==> flow/design.v <==
module badicecream(input         Clk,                 
                             Reset,               
                             frame_clk,           
                input [10:0]   DrawX, DrawY ,    
				input [15:0]   keycode,				  
               	output logic is_BI	,			 
				output logic [10:0] BI_X, BI_Y,
				input logic up_wall, down_wall , left_wall, right_wall,
				output logic [10:0] BI_X_Pos, BI_Y_Pos,
				output logic [5:0] BI_BlkX_Pos, BI_BlkY_Pos
              );
	enum logic[2:0] { 
					 right=3'b000, 
					 left=3'b001,
					 up=3'b010,
					 down=3'b011,
					 Halted=3'b100} Dir, Dir_in, Dir_delayed, Dir_delayed_in;
    parameter [10:0] BI_X_Corner = 11'd64;   
    parameter [10:0] BI_Y_Corner = 11'd95;   
    parameter [5:0] BI_Blk_X_Corner = 6'd1;   
    parameter [5:0] BI_Blk_Y_Corner = 6'd1;   
    parameter [10:0] BI_X_Step = 10'd1;       
    parameter [10:0] BI_Y_Step = 10'd1;       
    parameter  BI_sizeX = 6'd32;         
	parameter  BI_sizeY = 6'd48;
	logic [5:0] frame_counter, per_frame_counter;   
	logic [5:0] frame_counter_in, per_frame_counter_in;
	logic [5:0] pace_counter, pace_counter_in;
    logic [10:0] BI_X_Motion, BI_Y_Motion;
    logic [10:0] BI_X_Pos_in, BI_X_Motion_in, BI_Y_Pos_in, BI_Y_Motion_in;
	logic [5:0] BI_BlkX_Pos_in, BI_BlkY_Pos_in;
	logic [2:0] health;
	assign health = 3'd1;    
    logic frame_clk_delayed, frame_clk_rising_edge;
   always_ff @ (posedge Clk) 
	begin
        frame_clk_delayed <= frame_clk;
        frame_clk_rising_edge <= (frame_clk == 1'b1) && (frame_clk_delayed == 1'b0);
		if (Reset)
		begin
			frame_counter <= 6'b0;
			per_frame_counter <= 6'b0;
		end
		else
		begin
			frame_counter <= frame_counter_in;
			per_frame_counter <=  per_frame_counter_in;
		end
    end
	always_comb
	begin
		frame_counter_in = frame_counter;
		per_frame_counter_in = per_frame_counter;
		if (frame_clk_rising_edge)    
		begin
		per_frame_counter_in = per_frame_counter+6'b1;
		if((per_frame_counter) == 6'b000111)  
			begin
				per_frame_counter_in=6'b0;
				frame_counter_in = frame_counter+6'b1;
				if((frame_counter ) == 6'b100)  
				begin
					frame_counter_in=6'b0;
				end
			end
		end
	end
    always_ff @ (posedge Clk)
    begin
        if (Reset)
        begin
            BI_X_Pos <= BI_X_Corner;
            BI_Y_Pos <= BI_Y_Corner;
			BI_BlkX_Pos <= BI_Blk_X_Corner;
			BI_BlkY_Pos <= BI_Blk_Y_Corner;
            BI_X_Motion <= 10'd0;
            BI_Y_Motion <= 10'd0;
			pace_counter <= 6'd0;
				Dir <= Halted;
				Dir_delayed <= down;
        end
        else
        begin
			pace_counter <= pace_counter_in;
            BI_X_Pos <= BI_X_Pos_in;
            BI_Y_Pos <= BI_Y_Pos_in;
            BI_X_Motion <= BI_X_Motion_in;
            BI_Y_Motion <= BI_Y_Motion_in;
			BI_BlkX_Pos <= BI_BlkX_Pos_in;
			BI_BlkY_Pos <= BI_BlkY_Pos_in;
			Dir <= Dir_in;
			Dir_delayed <= Dir_delayed_in;
        end
    end
    always_comb
    begin
		pace_counter_in = pace_counter;
        BI_X_Pos_in = BI_X_Pos;
        BI_Y_Pos_in = BI_Y_Pos;
		BI_X_Motion_in = BI_X_Motion;
		BI_Y_Motion_in = BI_Y_Motion;
        BI_BlkX_Pos_in = BI_BlkX_Pos;    
        BI_BlkY_Pos_in = BI_BlkY_Pos;
		Dir_in = Dir;
		Dir_delayed_in = Dir_delayed;
		if(health != 0)
		begin
			if (frame_clk_rising_edge)
			begin
            	BI_X_Pos_in = BI_X_Pos + BI_X_Motion_in;
            	BI_Y_Pos_in = BI_Y_Pos + BI_Y_Motion_in;
				if (Dir == Halted)  
				begin
					if ((keycode[7:0] == 8'd26) || ((keycode[15:8] == 8'd26 )))  
					begin
						Dir_delayed_in = up;
						if(up_wall)
						begin
							BI_Y_Motion_in = 0;
							BI_X_Motion_in = 0;
							Dir_in = Halted;
						end
						else
						begin
							BI_Y_Motion_in = -BI_Y_Step;
							BI_X_Motion_in = 0;
							Dir_in = up;	
						end
					end
					else if (((keycode[7:0] == 8'd4) || keycode[15:8] == 8'd4 ))  
						begin
							Dir_delayed_in = left;
							if (left_wall)			
							begin
								BI_X_Motion_in = 0;
								BI_Y_Motion_in = 0;
								Dir_in = Halted;
							end
							else
							begin
								BI_Y_Motion_in = 0;
								BI_X_Motion_in = -BI_X_Step;
								Dir_in = left;
							end
						end
					else if((keycode[7:0] == 8'd22) || ((keycode[15:8] == 8'd22 )))  
						begin
							Dir_delayed_in = down;
							if (down_wall) 
							begin
								BI_Y_Motion_in = 0;
								BI_X_Motion_in = 0;
							Dir_in = Halted;
							end
							else
							begin
								BI_Y_Motion_in = BI_Y_Step;
								BI_X_Motion_in = 0;
								Dir_in = down;
							end
						end
					else if (((keycode[7:0]) == 8'd7) || ((keycode[15:8]) == 8'd7))  
						begin
							Dir_delayed_in = right;
							if(right_wall) 
							begin
								BI_X_Motion_in = 0;
								BI_Y_Motion_in = 0;
								Dir_in = Halted;
							end
							else
							begin
								BI_Y_Motion_in = 0;
								BI_X_Motion_in = BI_X_Step;
								Dir_in = right;	
							end
						end
					else
						begin              
						end
				end
				else  
				begin
					pace_counter_in = pace_counter + 6'd1;
					if(pace_counter == 6'd31)
					begin
						pace_counter_in = 6'd0;
						case(Dir)
							left:
							begin
								BI_BlkX_Pos_in = BI_BlkX_Pos -1;
							end
							right:
							begin
								BI_BlkX_Pos_in = BI_BlkX_Pos +1;
							end
							up:
							begin
								BI_BlkY_Pos_in = BI_BlkY_Pos -1;
							end
							down:
							begin
								BI_BlkY_Pos_in = BI_BlkY_Pos +1;
							end
							default:
							begin
								BI_BlkY_Pos_in = 0;  
							end
						endcase
						Dir_in = Halted;
						BI_Y_Motion_in = 0;
						BI_X_Motion_in = 0;						
					end
				end
			end
        end
    end
    int DistX, DistY, Size;
    assign DistX = DrawX - BI_X_Pos;
    assign DistY = DrawY - BI_Y_Pos;
    always_comb begin
		   if (DistX < BI_sizeX && DistX >= 0 && DistY<=0 && -DistY < BI_sizeY)
		  begin
        is_BI = 1'b1;
				BI_X = DrawX - BI_X_Pos+({5'b0, frame_counter}*32);
				BI_Y = DrawY - BI_Y_Pos+BI_sizeY-1+ Dir_delayed_in*48;
		  end
        else
		  begin
        is_BI = 1'b0;
				BI_X = 0;
				BI_Y = 0;
        end
    end
endmodule
From RTL to reports: badicecream
What the tools print for badicecream, step after step.
Lines are those of the file above, counted from 1.
Operators carry their Yosys type and port widths (W data, S select, Z words).
{"block": "design", "design": "badicecream", "clock": "Clk", "library": "sky130hd", "lib_corner": "tt_025C_1v80"}

Word-level counts
Counts by Yosys on the flattened word-level netlist (proc, flatten, opt, wreduce; memories kept). Register bits leave out memories and registers merged into their read ports (data or address). Print and check cells are left out.
{"block": "word_totals", "ff_bits": 82, "latch_bits": 0, "mem_bits_rw": 0, "mem_bits_ro": 0, "clocked_rd_ports_x_width": 0, "n_memories": 0, "input_bits": 45, "out_inout_bits": 57, "wordCells": 109}
{"block": "op_classes", "n_addsub": 16, "n_mul": 1, "div": 0, "cmp": 4, "n_eq": 16, "shift": 0, "n_mux": 39, "logic": 3, "reduce_logical": 17}
{"block": "ops", "op": "$mux W11", "n": 15}
{"block": "ops", "op": "$lt A32 B6 Y1 const B", "n": 2}
{"block": "ops", "op": "$mux W3", "n": 16}
{"block": "ops", "op": "$add A11 B11 Y11", "n": 3}
{"block": "ops", "op": "$neg A32 Y32", "n": 1}
{"block": "ops", "op": "$eq A8 B3 Y1 const B", "n": 4}
{"block": "ops", "op": "$eq A8 B5 Y1 const B", "n": 4}
{"block": "ops", "op": "$add A6 B1 Y6 const B", "n": 5}
{"block": "ops", "op": "$sub A11 B11 Y12", "n": 2}
{"block": "ops", "op": "$pmux W6 S3", "n": 1}
{"block": "ops", "op": "$mux W6", "n": 3}
{"block": "ops", "op": "$ge A12 B1 Y1 const B", "n": 1}
{"block": "ops", "op": "$le A12 B1 Y1 const B", "n": 1}
{"block": "ops", "op": "$sub A6 B1 Y6 const B", "n": 2}
{"block": "ops", "op": "$eq A6 B3 Y1 const B", "n": 2}
{"block": "ops", "op": "$pmux W6 S2", "n": 1}
{"block": "ops", "op": "$sub A11 B1 Y11 const B", "n": 1}
{"block": "ops", "op": "$add A11 B6 Y11 const B", "n": 1}
{"block": "ops", "op": "$add A11 B9 Y11", "n": 1}
{"block": "ops", "op": "$mul A3 B2 Y5 const B", "n": 1}
{"block": "ops", "op": "$reduce_and A4 Y1", "n": 2}
{"block": "ops", "op": "$eq A3 B2 Y1 const B", "n": 2}
{"block": "ops", "op": "$eq A6 B5 Y1 const B", "n": 1}
{"block": "ops", "op": "$ne A5 B1 Y1 const B", "n": 1}
{"block": "ops", "op": "$logic_and A1 B1 Y1", "n": 4}
{"block": "ops", "op": "$logic_or A1 B1 Y1", "n": 4}
{"block": "ops", "op": "$reduce_and A2 Y1", "n": 2}
{"block": "ops", "op": "$reduce_bool A2 Y1", "n": 2}
Not listed: further kinds 7, cells in them 11.

Logic depth
Depth = most cells in a row (Yosys ltp): at word level without a register or memory, in the mapped netlist without a sequential cell, where the memories' decode and read muxes count.
{"block": "logic_depth", "depth_word": 11, "ABC_AREA": 1, "ltp_mapped": 31, "depth_no_buf": 30}

Synthesis result
Yosys stat after the flow's synthesis: flattened, memories mapped to cells. It holds for the ABC_AREA given above (unset counts as 0); a run with the other value may have another netlist.
{"block": "types", "cell": "sky130_fd_sc_hd__dfxtp_1", "n": 68, "type_area_um2": 1.36E+03}
{"block": "types", "cell": "sky130_fd_sc_hd__ha_1", "n": 81, "type_area_um2": 1.01E+03}
{"block": "types", "cell": "sky130_fd_sc_hd__nand2_1", "n": 164, "type_area_um2": 615.59}
{"block": "types", "cell": "sky130_fd_sc_hd__inv_1", "n": 160, "type_area_um2": 600.576}
{"block": "types", "cell": "sky130_fd_sc_hd__a21oi_1", "n": 75, "type_area_um2": 375.36}
{"block": "types", "cell": "sky130_fd_sc_hd__o21ai_0", "n": 56, "type_area_um2": 280.269}
{"block": "types", "cell": "sky130_fd_sc_hd__nand3_1", "n": 54, "type_area_um2": 270.259}
{"block": "types", "cell": "sky130_fd_sc_hd__nor2_1", "n": 68, "type_area_um2": 255.245}
{"block": "types", "cell": "sky130_fd_sc_hd__xor2_1", "n": 21, "type_area_um2": 183.926}
{"block": "types", "cell": "sky130_fd_sc_hd__fa_1", "n": 8, "type_area_um2": 160.154}
{"block": "types", "cell": "sky130_fd_sc_hd__nor2_2", "n": 22, "type_area_um2": 137.632}
{"block": "types", "cell": "sky130_fd_sc_hd__nand4_1", "n": 19, "type_area_um2": 118.864}
{"block": "types", "cell": "sky130_fd_sc_hd__nor3_1", "n": 22, "type_area_um2": 110.106}
{"block": "types", "cell": "sky130_fd_sc_hd__nand2_2", "n": 13, "type_area_um2": 81.328}
{"block": "types", "cell": "sky130_fd_sc_hd__xnor2_1", "n": 9, "type_area_um2": 78.826}
{"block": "types", "cell": "sky130_fd_sc_hd__o22ai_1", "n": 11, "type_area_um2": 68.816}
{"block": "types", "cell": "sky130_fd_sc_hd__nor2_4", "n": 6, "type_area_um2": 67.565}
{"block": "types", "cell": "sky130_fd_sc_hd__nand3_2", "n": 5, "type_area_um2": 50.048}
Not listed: further types 35, cells in them 78.
{"block": "mapped", "cells": 940, "yosys_area_mm2": 0.0063886, "sequential_area_mm2": 0.0013613, "ffs": 68, "n_buf": 8}

Timing after synthesis
Path of least setup slack by OpenSTA after synthesis, without wires, with an ideal clock, recovery checks aside; 20% of the period is set as input and as output delay. Where synthesis merged equal registers, the netlist keeps one of their names.
{"block": "synth_path", "path_type": "input to output", "startpoint": "input DrawY[0]", "endpoint": "output BI_X[1]", "clock_period_ns": 8.0, "in_delay_ns": 1.600, "out_delay_ns": 1.600, "t_first_pin_ns": 1.600, "arrival_time_ns": 4.752, "required_ns": 6.400, "path_slack_ns": 1.648, "delay_ns": 3.152, "stages": 27, "path_buffers": 1, "synth_period_reached_ns": 6.352}
"delay_ns" is the arrival time less input delay plus setup time.
At an output port there is no setup time.
"stages" counts driving pins, that of a launching flip-flop among them; a cell with two outputs on the path counts twice.
"synth_period_reached_ns" = period - worst setup slack (recovery checks aside). The figure is calculated, with input and output delays left at 20% of the set period.
Between the ends stands the longest chain of elaborated cells between them, by number of cells; it is not shown to be the way that was timed. Of several equally long chains one is given.
A line is the first line of the expression or statement that the cell stems from. Yosys adds cells for indexed reads and writes and turns some case tables into memories.
{"block": "synth_between", "cell_sequence": "sky130_fd_sc_hd__inv_1 sky130_fd_sc_hd__ha_1 sky130_fd_sc_hd__fa_1 sky130_fd_sc_hd__xnor2_1 sky130_fd_sc_hd__inv_1 sky130_fd_sc_hd__ha_1 sky130_fd_sc_hd__nand2_1 sky130_fd_sc_hd__inv_1 sky130_fd_sc_hd__nand3_2 sky130_fd_sc_hd__nor2_4 sky130_fd_sc_hd__nand3_2 sky130_fd_sc_hd__clkinv_2 sky130_fd_sc_hd__nand4_1 sky130_fd_sc_hd__ha_1 sky130_fd_sc_hd__inv_1 sky130_fd_sc_hd__nor3_1 sky130_fd_sc_hd__nand4_1 sky130_fd_sc_hd__nor2_1 sky130_fd_sc_hd__nand3_1 sky130_fd_sc_hd__nor2_1 sky130_fd_sc_hd__nand2_1 sky130_fd_sc_hd__nor2_4 sky130_fd_sc_hd__nand2_1 sky130_fd_sc_hd__nor2_2 sky130_fd_sc_hd__nand3_2 sky130_fd_sc_hd__buf_6 sky130_fd_sc_hd__nor2_2", "elab_chain_cells": 5, "cone_cells": 7, "classes_between": "2 x add/sub; 2 x compare; 1 x mux; 2 x reduce/logical"}
{"block": "synth_rtl", "item": "from (decl)", "line_no": 4, "text": "input [10:0]   DrawX, DrawY ,"}
{"block": "synth_rtl", "item": "$sub A11 B11 Y12", "line_no": 220, "text": "assign DistY = DrawY - BI_Y_Pos;"}
{"block": "synth_rtl", "item": "$neg A32 Y32", "line_no": 222, "text": "if (DistX < BI_sizeX && DistX >= 0 && DistY<=0 && -DistY < BI_sizeY)"}
{"block": "synth_rtl", "item": "$lt A32 B6 Y1", "line_no": 222}
{"block": "synth_rtl", "item": "$logic_and A1 B1 Y1", "line_no": 222}
{"block": "synth_rtl", "item": "$mux W11", "line_no": 222}
{"block": "synth_rtl", "item": "to (decl)", "line_no": 7, "text": "output logic [10:0] BI_X, BI_Y,"}

Path in the finished layout
Path of least setup slack in the final report of flow run A (OpenROAD, finished layout, wires in). Where an end is a register, its clock arrival counts in the times.
{"block": "layout_path", "path_type": "input to output", "startpoint": "input DrawY[0]", "endpoint": "output BI_Y[0]", "clock_period_ns": 8.0, "in_delay_ns": 1.60, "out_delay_ns": 1.60, "t_first_pin_ns": 1.60, "arrival_time_ns": 5.90, "required_ns": 6.40, "path_slack_ns": 0.50, "stages": 30, "path_buffers": 3}
Between the ends stands the longest chain of elaborated cells between them, by number of cells; it is not shown to be the way that was timed. Of several equally long chains one is given.
{"block": "layout_between", "cell_sequence": "sky130_fd_sc_hd__clkdlybuf4s50_1 sky130_fd_sc_hd__inv_1 sky130_fd_sc_hd__ha_1 sky130_fd_sc_hd__fa_2 sky130_fd_sc_hd__xnor2_2 sky130_fd_sc_hd__inv_2 sky130_fd_sc_hd__ha_1 sky130_fd_sc_hd__nand2_1 sky130_fd_sc_hd__inv_1 sky130_fd_sc_hd__nand3_1 sky130_fd_sc_hd__nor2_4 sky130_fd_sc_hd__nand3_4 sky130_fd_sc_hd__nor2_4 sky130_fd_sc_hd__nand3_2 sky130_fd_sc_hd__inv_1 sky130_fd_sc_hd__nand2_1 sky130_fd_sc_hd__ha_1 sky130_fd_sc_hd__nor3_2 sky130_fd_sc_hd__nand4_1 sky130_fd_sc_hd__nor2_1 sky130_fd_sc_hd__nand3_1 sky130_fd_sc_hd__nor2_1 sky130_fd_sc_hd__nand2_1 sky130_fd_sc_hd__nor2_4 sky130_fd_sc_hd__nand2_1 sky130_fd_sc_hd__nor2_2 sky130_fd_sc_hd__nand3_4 sky130_fd_sc_hd__buf_12 sky130_fd_sc_hd__nor2_1 sky130_fd_sc_hd__clkdlybuf4s50_1", "elab_chain_cells": 5, "cone_cells": 10, "classes_between": "5 x add/sub; 2 x compare; 1 x mux; 2 x reduce/logical"}
{"block": "layout_rtl", "item": "from (decl)", "line_no": 4, "text": "input [10:0]   DrawX, DrawY ,"}
{"block": "layout_rtl", "item": "$sub A11 B11 Y12", "line_no": 226, "text": "BI_Y = DrawY - BI_Y_Pos+BI_sizeY-1+ Dir_delayed_in*48;"}
{"block": "layout_rtl", "item": "$add A11 B6 Y11", "line_no": 226}
{"block": "layout_rtl", "item": "$sub A11 B1 Y11", "line_no": 226}
{"block": "layout_rtl", "item": "$add A11 B9 Y11", "line_no": 226}
{"block": "layout_rtl", "item": "$mux W11", "line_no": 222, "text": "if (DistX < BI_sizeX && DistX >= 0 && DistY<=0 && -DistY < BI_sizeY)"}
{"block": "layout_rtl", "item": "to (decl)", "line_no": 7, "text": "output logic [10:0] BI_X, BI_Y,"}

## Implementation results

Flow measurements of badicecream on sky130hd: 4 stored runs with different settings, listed in no order. Input and output delays are each 20% of the period that was set; the output load is 0.01 pF.
"period_less_ws_ns" = clock period - worst setup slack. The figure is calculated, with input and output delays left at 20% of the set period.
"worst_path_time_ns" means the part of the period allowed to the worst setup path (the constraints hold back 20% at inputs and 20% at outputs) less its slack; where the path has registers, the arrival times of their clocks count too.
"power_uw": no workload was simulated; the value follows from the tool's default switching activity.

{"run": "flow run A", "settings": { "ABC_AREA": 1, "CORE_UTILIZATION": 40, "GPL_ROUTABILITY_DRIVEN": 0, "SETUP_SLACK_MARGIN": 0.2, "SLEW_MARGIN": 30, "period_ns": 8.0, "CAP_MARGIN": 20, "CORE_MARGIN": 2 }, "results": { "setup_worst_slack_ns": 0.499, "worst_path_time_ns": 4.30, "timing.worst_path_kind": "input to output", "period_less_ws_ns": 7.501, "yosys_chip_area_mm2": 0.0063886, "power_uw": 932.4, "finalCellArea_mm2": 0.008039, "final_die_area_mm2": 0.0169989, "timing.setup.tns_ns": 0.000 }}
{"run": "flow run B", "settings": { "CORE_UTILIZATION": 40, "SETUP_SLACK_MARGIN": -0.7, "period_ns": 7.72, "CAP_MARGIN": 20, "CORE_MARGIN": 2, "SLEW_MARGIN": 20 }, "results": { "setup_worst_slack_ns": -0.631, "worst_path_time_ns": 5.26, "timing.worst_path_kind": "input to output", "period_less_ws_ns": 8.351, "yosys_chip_area_mm2": 0.0060008, "power_uw": 1024, "finalCellArea_mm2": 0.0078325, "final_die_area_mm2": 0.0159972, "timing.setup.tns_ns": -8.253 }}
{"run": "flow run C", "settings": { "CORE_ASPECT_RATIO": 0.53, "CORE_UTILIZATION": 38, "CTS_CLUSTER_DIAMETER": 396, "GPL_TIMING_DRIVEN": 0, "HOLD_SLACK_MARGIN": 0.04, "MAX_ROUTING_LAYER": "met4", "PLACE_DENSITY_LB_ADDON": 0.2, "TNS_END_PERCENT": 15, "period_ns": 4.34, "CAP_MARGIN": 20, "CORE_MARGIN": 2, "SLEW_MARGIN": 20 }, "results": { "setup_worst_slack_ns": -1.852, "worst_path_time_ns": 4.46, "timing.worst_path_kind": "input to output", "period_less_ws_ns": 6.192, "yosys_chip_area_mm2": 0.0060008, "power_uw": 1882, "finalCellArea_mm2": 0.0082104, "final_die_area_mm2": 0.0168636, "timing.setup.tns_ns": -39.864 }}
{"run": "flow run D", "settings": { "CAP_MARGIN": 10, "CELL_PAD_IN_SITES_DETAIL_PLACEMENT": 2, "CORE_UTILIZATION": 51, "CTS_CLUSTER_DIAMETER": 167, "MIN_ROUTING_LAYER": "met1", "PLACE_DENSITY_LB_ADDON": 0.13, "SETUP_SLACK_MARGIN": -0.46, "period_ns": 6.27, "CORE_MARGIN": 2, "SLEW_MARGIN": 20 }, "outcome": "no results, placement failed with DPL-0033"}
